==> flow/design.v <==
module Sort5 #(
    parameter DATA_WIDTH = 32
)(
    input iClk,
    input iReset_n,
    input iChipSelect_n,
    input iRead_n,
    input iWrite_n,
    input [3:0] iAddress,               
    input [DATA_WIDTH-1:0] iData,
    output reg [DATA_WIDTH-1:0] oData
);
    reg [DATA_WIDTH-1:0] in0, in1, in2, in3, in4;
    reg [DATA_WIDTH-1:0] sorted0, sorted1, sorted2, sorted3, sorted4;
    reg start;
    always @(posedge iClk or negedge iReset_n) begin
        if (!iReset_n) begin
            in0 <= 0; in1 <= 0; in2 <= 0; in3 <= 0; in4 <= 0;
            sorted0 <= 0; sorted1 <= 0; sorted2 <= 0; sorted3 <= 0; sorted4 <= 0;
            start <= 0;
        end else begin
            if (!iChipSelect_n && !iWrite_n) begin
                case (iAddress)
                    4'd0: in0 <= iData;
                    4'd1: in1 <= iData;
                    4'd2: in2 <= iData;
                    4'd3: in3 <= iData;
                    4'd4: in4 <= iData;
                    4'd5: start <= 1'b1;
                endcase
            end
            if (start) begin
                reg [DATA_WIDTH-1:0] t0, t1, t2, t3, t4;
                reg [DATA_WIDTH-1:0] tmp;
                t0 = in0;
                t1 = in1;
                t2 = in2;
                t3 = in3;
                t4 = in4;
                if (t0 > t1) begin tmp = t0; t0 = t1; t1 = tmp; end
                if (t1 > t2) begin tmp = t1; t1 = t2; t2 = tmp; end
                if (t2 > t3) begin tmp = t2; t2 = t3; t3 = tmp; end
                if (t3 > t4) begin tmp = t3; t3 = t4; t4 = tmp; end
                if (t0 > t1) begin tmp = t0; t0 = t1; t1 = tmp; end
                if (t1 > t2) begin tmp = t1; t1 = t2; t2 = tmp; end
                if (t2 > t3) begin tmp = t2; t2 = t3; t3 = tmp; end
                if (t0 > t1) begin tmp = t0; t0 = t1; t1 = tmp; end
                if (t1 > t2) begin tmp = t1; t1 = t2; t2 = tmp; end
                if (t0 > t1) begin tmp = t0; t0 = t1; t1 = tmp; end
                sorted0 <= t0;
                sorted1 <= t1;
                sorted2 <= t2;
                sorted3 <= t3;
                sorted4 <= t4;
                start <= 0;
            end
        end
    end
    always @(posedge iClk) begin
        if (!iChipSelect_n && !iRead_n) begin
            case (iAddress)
                4'd0: oData <= in0;
                4'd1: oData <= in1;
                4'd2: oData <= in2;
                4'd3: oData <= in3;
                4'd4: oData <= in4;
                4'd6: oData <= sorted0;
                4'd7: oData <= sorted1;
                4'd8: oData <= sorted2;
                4'd9: oData <= sorted3;
                4'd10: oData <= sorted4;
                default: oData <= 0;
            endcase
        end
    end
endmodule
# [Reports on Sort5]
# The steps from the RTL of Sort5 to its reports follow in flow order.
# Lines are those of the file above, counted from 1.
# Operators carry their Yosys type and port widths (W data, S select, Z words).
# Cell names lack the library's common part.
# The mark -- stands for no value.
[setup] top="Sort5" clk_port="iClk" library="sky130hd" corner="tt_025C_1v80"

# [Word level]
# Source: Yosys, flattened and elaborated, memories not mapped. Widths are those after wreduce. Registers that Yosys merges into a memory's read port (data or address) are not register bits. Print and check cells do not count. Equal cells are merged and count once.
[bits] register_bits=353 latchBits=0 ramBits=0 rom_bits=0 clocked_rd_ports_x_width=0 n_memories=0 input_bits=41 output_inout_bits=32 elab_cells=82
[classes] n_addsub=0 n_mul=0 div_mod_pow=0 cmp=10 eq_ne=10 n_shift=0 n_mux=39 logic=0 reduce_logical=11
[ops] operator="$mux W32" n=35
[ops] operator="$gt A32 B32 Y1" n=10
[ops] operator="$pmux W32 S10" n=1
[ops] operator="$eq A4 B3 Y1 const B" n=4
[ops] operator="$eq A4 B4 Y1 const B" n=3
[ops] operator="$reduce_and A2 Y1" n=5
[ops] operator="$eq A4 B2 Y1 const B" n=2
[ops] operator="$eq A4 B1 Y1 const B" n=1
[ops] operator="$logic_not A4 Y1" n=1
[ops] operator="$logic_not A1 Y1" n=3
[ops] operator="$mux W1" n=3
[ops] operator="$logic_and A1 B1 Y1" n=2

# [Logic depth]
# Depth = most cells in a row (Yosys ltp): at word level without a register or memory, in the mapped netlist without a sequential cell, where the memories' decode and read muxes count.
[depth] word_depth=20 ABC_AREA=1 ltp_mapped=120 depth_no_buf=108

# [Mapped cells and area]
# Yosys stat after the flow's synthesis: flattened, memories mapped to cells. It holds for the ABC_AREA given above (unset counts as 0); a run with the other value may have another netlist.
# The area totals of this step are shown rounded.
[synth_totals] stdcells=4312 mapped_area_um2=29000 seq_area_um2=9000 flip_flops=353 buf_cells=238
[by_type] type="dfrtp_1" n=321 type_area_um2=8.03E+03
[by_type] type="nand2_1" n=1184 type_area_um2=4.44E+03
[by_type] type="o21ai_0" n=822 type_area_um2=4.11E+03
[by_type] type="ha_1" n=313 type_area_um2=3.92E+03
[by_type] type="inv_1" n=441 type_area_um2=1.66E+03
[by_type] type="a21oi_1" n=279 type_area_um2=1.4E+03
[by_type] type="nand3_1" n=268 type_area_um2=1.34E+03
[by_type] type="edfxtp_1" n=32 type_area_um2=960.922
[by_type] type="clkbuf_1" n=199 type_area_um2=746.966
[by_type] type="nor2_1" n=127 type_area_um2=476.707
[by_type] type="a221oi_1" n=25 type_area_um2=218.96
[by_type] type="nand4_1" n=33 type_area_um2=206.448
[by_type] type="o22ai_1" n=32 type_area_um2=200.192
[by_type] type="and2_1" n=31 type_area_um2=193.936
[by_type] type="o21ai_1" n=36 type_area_um2=180.173
[by_type] type="a211oi_1" n=19 type_area_um2=142.637
[by_type] type="nand3_2" n=11 type_area_um2=110.106
[by_type] type="buf_1" n=23 type_area_um2=86.333
# Other cell types: 29; their cells: 116.

# [Worst setup path after synthesis]
# Path of least setup slack by OpenSTA after synthesis, without wires, with an ideal clock, recovery checks aside; 20% of the period is set as input and as output delay. Where synthesis merged equal registers, the netlist keeps one of their names.
[synth_timing] kind="register to register" from="reg in0[23]" to="reg sorted0[0]" period_ns=20.0 setup_ns=0.116 launch_ns=0.000 arrival_ns=13.421 required_time_ns=19.884 path_slack_ns=6.462 path_delay_ns=13.537 path_stages=93 path_buffers=14 period_less_setup_slack_ns=13.538
# "path_delay_ns" is the arrival time less input delay plus setup time.
# "path_stages" counts driving pins, that of a launching flip-flop among them; a cell with two outputs on the path counts twice.
# "period_less_setup_slack_ns" = period - worst setup slack (recovery checks aside). The figure is calculated, with input and output delays left at 20% of the set period.
# Between the ends stands the longest chain of elaborated cells between them, by number of cells; it is not shown to be the way that was timed. Of several equally long chains one is given.
# Each line given opens the expression or statement behind the cell; cells for indexed reads and writes are added by Yosys, which also makes memories of some case tables.
[synth_via] cell_sequence="dfrtp_1 > ha_1 > nand2_1 > nor2_1 > nand4_1 > nor2_2 > nand4_2 > nand2_2 > buf_1 > clkbuf_1 > o21ai_0 > ha_1 > nand2_1 > nor2_1 > nand2_1 > nor3_2 > nand2_1 > nand2_1 > [57 not listed] > and2_1 > ha_1 > nand2_1 > inv_1 > a221oi_1 > o221ai_1 > nand2_1 > o2111ai_1 > nand2_1 > nand3_1 > nand2_1 > clkbuf_1 > clkbuf_1 > nand2_1 > nand2_1 > inv_1 > nand2_1 > nand2_1" elab_chain_cells=20 cone_cells=41 cone_lines=11 cone_classes="10 x compare; 31 x mux"
[synth_rtl] item="start, declared" line=13 text="reg [DATA_WIDTH-1:0] in0, in1, in2, in3, in4;"
[synth_rtl] item="start, assigned" line=18 text="in0 <= 0; in1 <= 0; in2 <= 0; in3 <= 0; in4 <= 0;"
[synth_rtl] item="start, assigned" line=24 text="4'd0: in0 <= iData;"
[synth_rtl] item="$gt A32 B32 Y1" line=40 text="if (t0 > t1) begin tmp = t0; t0 = t1; t1 = tmp; end"
[synth_rtl] item="$mux W32" line=40
[synth_rtl] item="$mux W32" line=32 text="if (start) begin"
[synth_rtl] item="$gt A32 B32 Y1" line=41 text="if (t1 > t2) begin tmp = t1; t1 = t2; t2 = tmp; end"
[synth_rtl] item="$mux W32" line=41
[synth_rtl] item="$mux W32" line=32
[synth_rtl] item="$gt A32 B32 Y1" line=44 text="if (t0 > t1) begin tmp = t0; t0 = t1; t1 = tmp; end"
[synth_rtl] item="[6 not listed]"
[synth_rtl] item="$mux W32" line=47 text="if (t0 > t1) begin tmp = t0; t0 = t1; t1 = tmp; end"
[synth_rtl] item="$mux W32" line=32
[synth_rtl] item="$gt A32 B32 Y1" line=48 text="if (t1 > t2) begin tmp = t1; t1 = t2; t2 = tmp; end"
[synth_rtl] item="$mux W32" line=48
[synth_rtl] item="$mux W32" line=32
[synth_rtl] item="$gt A32 B32 Y1" line=49 text="if (t0 > t1) begin tmp = t0; t0 = t1; t1 = tmp; end"
[synth_rtl] item="$mux W32" line=49
[synth_rtl] item="end, assigned" line=19 text="sorted0 <= 0; sorted1 <= 0; sorted2 <= 0; sorted3 <= 0; sorted4 <= 0;"
[synth_rtl] item="end, assigned" line=50 text="sorted0 <= t0;"
[synth_rtl] item="end, declared" line=14 text="reg [DATA_WIDTH-1:0] sorted0, sorted1, sorted2, sorted3, sorted4;"

# [Timing after layout]
# From the final timing report of flow run B: the path of least setup slack in the routed layout; clock arrival at registers is part of the times.
[layout_timing] kind="register to register" from="reg in1[8]" to="reg sorted0[25]" period_ns=20.0 setup_ns=0.09 launch_ns=0.68 arrival_ns=15.60 required_time_ns=20.55 path_slack_ns=4.95 path_stages=91 path_buffers=12
# Between the ends stands the longest chain of elaborated cells between them, by number of cells; it is not shown to be the way that was timed. Of several equally long chains one is given.
[layout_via] cell_sequence="dfrtp_1 > inv_2 > ha_1 > nand4_1 > nor3_4 > nand2_1 > nand2_2 > nand2_4 > nand2_8 > buf_12 > nand2_4 > a21oi_4 > ha_1 > a21oi_1 > o21ai_0 > nand2_1 > nand3_1 > nor2_4 > [55 not listed] > nand2_2 > and2_1 > ha_1 > nand2_2 > nor2_1 > a211oi_2 > buf_4 > o2111ai_4 > nand2_2 > nand3_2 > nand2_4 > clkinv_8 > buf_12 > clkbuf_16 > o21ai_1 > inv_1 > nand2_1 > nand2_1" elab_chain_cells=20 cone_cells=41 cone_lines=11 cone_classes="10 x compare; 31 x mux"
[layout_rtl] item="start, declared" line=13 text="reg [DATA_WIDTH-1:0] in0, in1, in2, in3, in4;"
[layout_rtl] item="start, assigned" line=18 text="in0 <= 0; in1 <= 0; in2 <= 0; in3 <= 0; in4 <= 0;"
[layout_rtl] item="start, assigned" line=25 text="4'd1: in1 <= iData;"
[layout_rtl] item="$gt A32 B32 Y1" line=40 text="if (t0 > t1) begin tmp = t0; t0 = t1; t1 = tmp; end"
[layout_rtl] item="$mux W32" line=40
[layout_rtl] item="$mux W32" line=32 text="if (start) begin"
[layout_rtl] item="$gt A32 B32 Y1" line=41 text="if (t1 > t2) begin tmp = t1; t1 = t2; t2 = tmp; end"
[layout_rtl] item="$mux W32" line=41
[layout_rtl] item="$mux W32" line=32
[layout_rtl] item="$gt A32 B32 Y1" line=44 text="if (t0 > t1) begin tmp = t0; t0 = t1; t1 = tmp; end"
[layout_rtl] item="[6 not listed]"
[layout_rtl] item="$mux W32" line=47 text="if (t0 > t1) begin tmp = t0; t0 = t1; t1 = tmp; end"
[layout_rtl] item="$mux W32" line=32
[layout_rtl] item="$gt A32 B32 Y1" line=48 text="if (t1 > t2) begin tmp = t1; t1 = t2; t2 = tmp; end"
[layout_rtl] item="$mux W32" line=48
[layout_rtl] item="$mux W32" line=32
[layout_rtl] item="$gt A32 B32 Y1" line=49 text="if (t0 > t1) begin tmp = t0; t0 = t1; t1 = tmp; end"
[layout_rtl] item="$mux W32" line=49
[layout_rtl] item="end, assigned" line=19 text="sorted0 <= 0; sorted1 <= 0; sorted2 <= 0; sorted3 <= 0; sorted4 <= 0;"
[layout_rtl] item="end, assigned" line=50 text="sorted0 <= t0;"
[layout_rtl] item="end, declared" line=14 text="reg [DATA_WIDTH-1:0] sorted0, sorted1, sorted2, sorted3, sorted4;"

FLOW RESULTS
============

Settings and measured results of 5 stored flow runs for module Sort5 (sky130hd), not sorted in any way. The constraints put input and output delay at 20% of the set period each and load the outputs with 0.01 pF.
"worst_setup_path_time_ns": the worst setup path's part of the clock period (all of it between registers, 20% less for each end at a port) less its slack. A launch clock that arrives late makes it longer, a capture clock that arrives late makes it shorter.
Values from the reports are rounded here.

[flow] flow run A: files
==> flow/run.sh <==
#!/bin/bash
# the make line also repeats the synthesis and layout settings of config.mk as NAME=value (left out here)
make -C /OpenROAD-flow-scripts/flow DESIGN_CONFIG=/design/flow/config.mk WORK_HOME=/design/flow/orfs CLKGATE_MAP_FILE= finish
==> flow/config.mk <==
export PLATFORM = sky130hd
export DESIGN_NAME = Sort5
export DESIGN_NICKNAME = Sort5
export VERILOG_FILES = /design/flow/design.v
export SDC_FILE = /design/flow/constraint.sdc
export NUM_CORES = 4
export LEC_CHECK = 0
export ABC_AREA = 1
export CAP_MARGIN = 20
export CELL_PAD_IN_SITES_GLOBAL_PLACEMENT = 3
export CORE_MARGIN = 4
export CORE_UTILIZATION = 69
export CTS_CLUSTER_SIZE = 10
export MIN_ROUTING_LAYER = met1
export PLACE_DENSITY_LB_ADDON = 0.11
export SETUP_SLACK_MARGIN = 5.0
export SLEW_MARGIN = 20
export TNS_END_PERCENT = 15
==> flow/constraint.sdc <==
create_clock -name core_clock -period 29.6 [get_ports {iClk}]
set_input_delay 5.9200 -clock core_clock [delete_from_list [all_inputs] [get_ports {iClk}]]
set_output_delay 5.9200 -clock core_clock [all_outputs]
set_load 0.01 [all_outputs]

[flow] flow run A: unfinished; error FLW-0024 in placement

[flow] flow run B: files
==> flow/run.sh <==
#!/bin/bash
# the make line also repeats the synthesis and layout settings of config.mk as NAME=value (left out here)
make -C /OpenROAD-flow-scripts/flow DESIGN_CONFIG=/design/flow/config.mk WORK_HOME=/design/flow/orfs CLKGATE_MAP_FILE= finish
==> flow/config.mk <==
export PLATFORM = sky130hd
export DESIGN_NAME = Sort5
export DESIGN_NICKNAME = Sort5
export VERILOG_FILES = /design/flow/design.v
export SDC_FILE = /design/flow/constraint.sdc
export NUM_CORES = 4
export LEC_CHECK = 0
export ABC_AREA = 1
export CAP_MARGIN = 40
export CORE_ASPECT_RATIO = 0.9
export CORE_MARGIN = 2
export CORE_UTILIZATION = 17
export CTS_CLUSTER_DIAMETER = 168
export CTS_CLUSTER_SIZE = 36
export MIN_ROUTING_LAYER = met2
export PLACE_DENSITY_LB_ADDON = 0.05
export SETUP_SLACK_MARGIN = 4.88
export SLEW_MARGIN = 0
==> flow/constraint.sdc <==
create_clock -name core_clock -period 20.0 [get_ports {iClk}]
set_input_delay 4.0000 -clock core_clock [delete_from_list [all_inputs] [get_ports {iClk}]]
set_output_delay 4.0000 -clock core_clock [all_outputs]
set_load 0.01 [all_outputs]

[flow] flow run B: metrics
[metrics] setup_worst_slack_ns = 5.0
[metrics] final_setup_tns_ns = 0.000
[metrics] worst_setup_path_time_ns = 15.05
[metrics] critical_path_type = register to register
[metrics] final_util_pct = 23
[metrics] yosys_chip_area_um2 = 29000
[metrics] design_die_area_um2 = 180000

[flow] flow run C: files
==> flow/run.sh <==
#!/bin/bash
# the make line also repeats the synthesis and layout settings of config.mk as NAME=value (left out here)
make -C /OpenROAD-flow-scripts/flow DESIGN_CONFIG=/design/flow/config.mk WORK_HOME=/design/flow/orfs CLKGATE_MAP_FILE= finish
==> flow/config.mk <==
export PLATFORM = sky130hd
export DESIGN_NAME = Sort5
export DESIGN_NICKNAME = Sort5
export VERILOG_FILES = /design/flow/design.v
export SDC_FILE = /design/flow/constraint.sdc
export NUM_CORES = 4
export LEC_CHECK = 0
export ABC_AREA = 1
export CAP_MARGIN = 10
export CELL_PAD_IN_SITES_DETAIL_PLACEMENT = 0
export CORE_MARGIN = 6
export CORE_UTILIZATION = 40
export CTS_CLUSTER_DIAMETER = 176
export CTS_CLUSTER_SIZE = 51
export GPL_ROUTABILITY_DRIVEN = 0
export HOLD_SLACK_MARGIN = 0.29
export PLACE_DENSITY_LB_ADDON = 0.25
export SETUP_SLACK_MARGIN = 2.78
export SLEW_MARGIN = 10
==> flow/constraint.sdc <==
create_clock -name core_clock -period 27.4 [get_ports {iClk}]
set_input_delay 5.4800 -clock core_clock [delete_from_list [all_inputs] [get_ports {iClk}]]
set_output_delay 5.4800 -clock core_clock [all_outputs]
set_load 0.01 [all_outputs]

[flow] flow run C: metrics
[metrics] setup_worst_slack_ns = 4.9
[metrics] final_setup_tns_ns = 0.000
[metrics] worst_setup_path_time_ns = 22.51
[metrics] critical_path_type = register to register
[metrics] final_util_pct = 43
[metrics] yosys_chip_area_um2 = 29000
[metrics] design_die_area_um2 = 80000

[flow] flow run D: files
==> flow/run.sh <==
#!/bin/bash
# the make line also repeats the synthesis and layout settings of config.mk as NAME=value (left out here)
make -C /OpenROAD-flow-scripts/flow DESIGN_CONFIG=/design/flow/config.mk WORK_HOME=/design/flow/orfs CLKGATE_MAP_FILE= finish
==> flow/config.mk <==
export PLATFORM = sky130hd
export DESIGN_NAME = Sort5
export DESIGN_NICKNAME = Sort5
export VERILOG_FILES = /design/flow/design.v
export SDC_FILE = /design/flow/constraint.sdc
export NUM_CORES = 4
export LEC_CHECK = 0
export CAP_MARGIN = 20
export CORE_MARGIN = 2
export CORE_UTILIZATION = 53
export PLACE_DENSITY_LB_ADDON = 0.29
export SLEW_MARGIN = 20
export TNS_END_PERCENT = 85
==> flow/constraint.sdc <==
create_clock -name core_clock -period 30.3 [get_ports {iClk}]
set_input_delay 6.0600 -clock core_clock [delete_from_list [all_inputs] [get_ports {iClk}]]
set_output_delay 6.0600 -clock core_clock [all_outputs]
set_load 0.01 [all_outputs]

[flow] flow run D: metrics
[metrics] setup_worst_slack_ns = 4.1
[metrics] final_setup_tns_ns = 0.000
[metrics] worst_setup_path_time_ns = 26.19
[metrics] critical_path_type = register to register
[metrics] final_util_pct = 59
[metrics] yosys_chip_area_um2 = 30000
[metrics] design_die_area_um2 = 58000

[flow] flow run E: files
==> flow/run.sh <==
#!/bin/bash
# the make line also repeats the synthesis and layout settings of config.mk as NAME=value (left out here)
make -C /OpenROAD-flow-scripts/flow DESIGN_CONFIG=/design/flow/config.mk WORK_HOME=/design/flow/orfs CLKGATE_MAP_FILE= finish
==> flow/config.mk <==
export PLATFORM = sky130hd
export DESIGN_NAME = Sort5
export DESIGN_NICKNAME = Sort5
export VERILOG_FILES = /design/flow/design.v
export SDC_FILE = /design/flow/constraint.sdc
export NUM_CORES = 4
export LEC_CHECK = 0
export ABC_AREA = 0
export CAP_MARGIN = 40
export CORE_ASPECT_RATIO = 0.9
export CORE_MARGIN = 6
export CORE_UTILIZATION = 26
export CTS_CLUSTER_DIAMETER = 168
export CTS_CLUSTER_SIZE = 16
export GPL_TIMING_DRIVEN = 0
export MIN_ROUTING_LAYER = met2
export PLACE_DENSITY_LB_ADDON = 0.05
export SETUP_SLACK_MARGIN = 4.88
export SLEW_MARGIN = 15
export TNS_END_PERCENT = 60
==> flow/constraint.sdc <==
create_clock -name core_clock -period 20.0 [get_ports {iClk}]
set_input_delay 4.0000 -clock core_clock [delete_from_list [all_inputs] [get_ports {iClk}]]
set_output_delay 4.0000 -clock core_clock [all_outputs]
set_load 0.01 [all_outputs]

[flow] flow run E: metrics
[metrics] setup_worst_slack_ns = -0.42
[metrics] final_setup_tns_ns = -17
[metrics] worst_setup_path_time_ns = 20.42
[metrics] critical_path_type = register to register
[metrics] final_util_pct = 36
[metrics] yosys_chip_area_um2 = 30000
[metrics] design_die_area_um2 = 120000
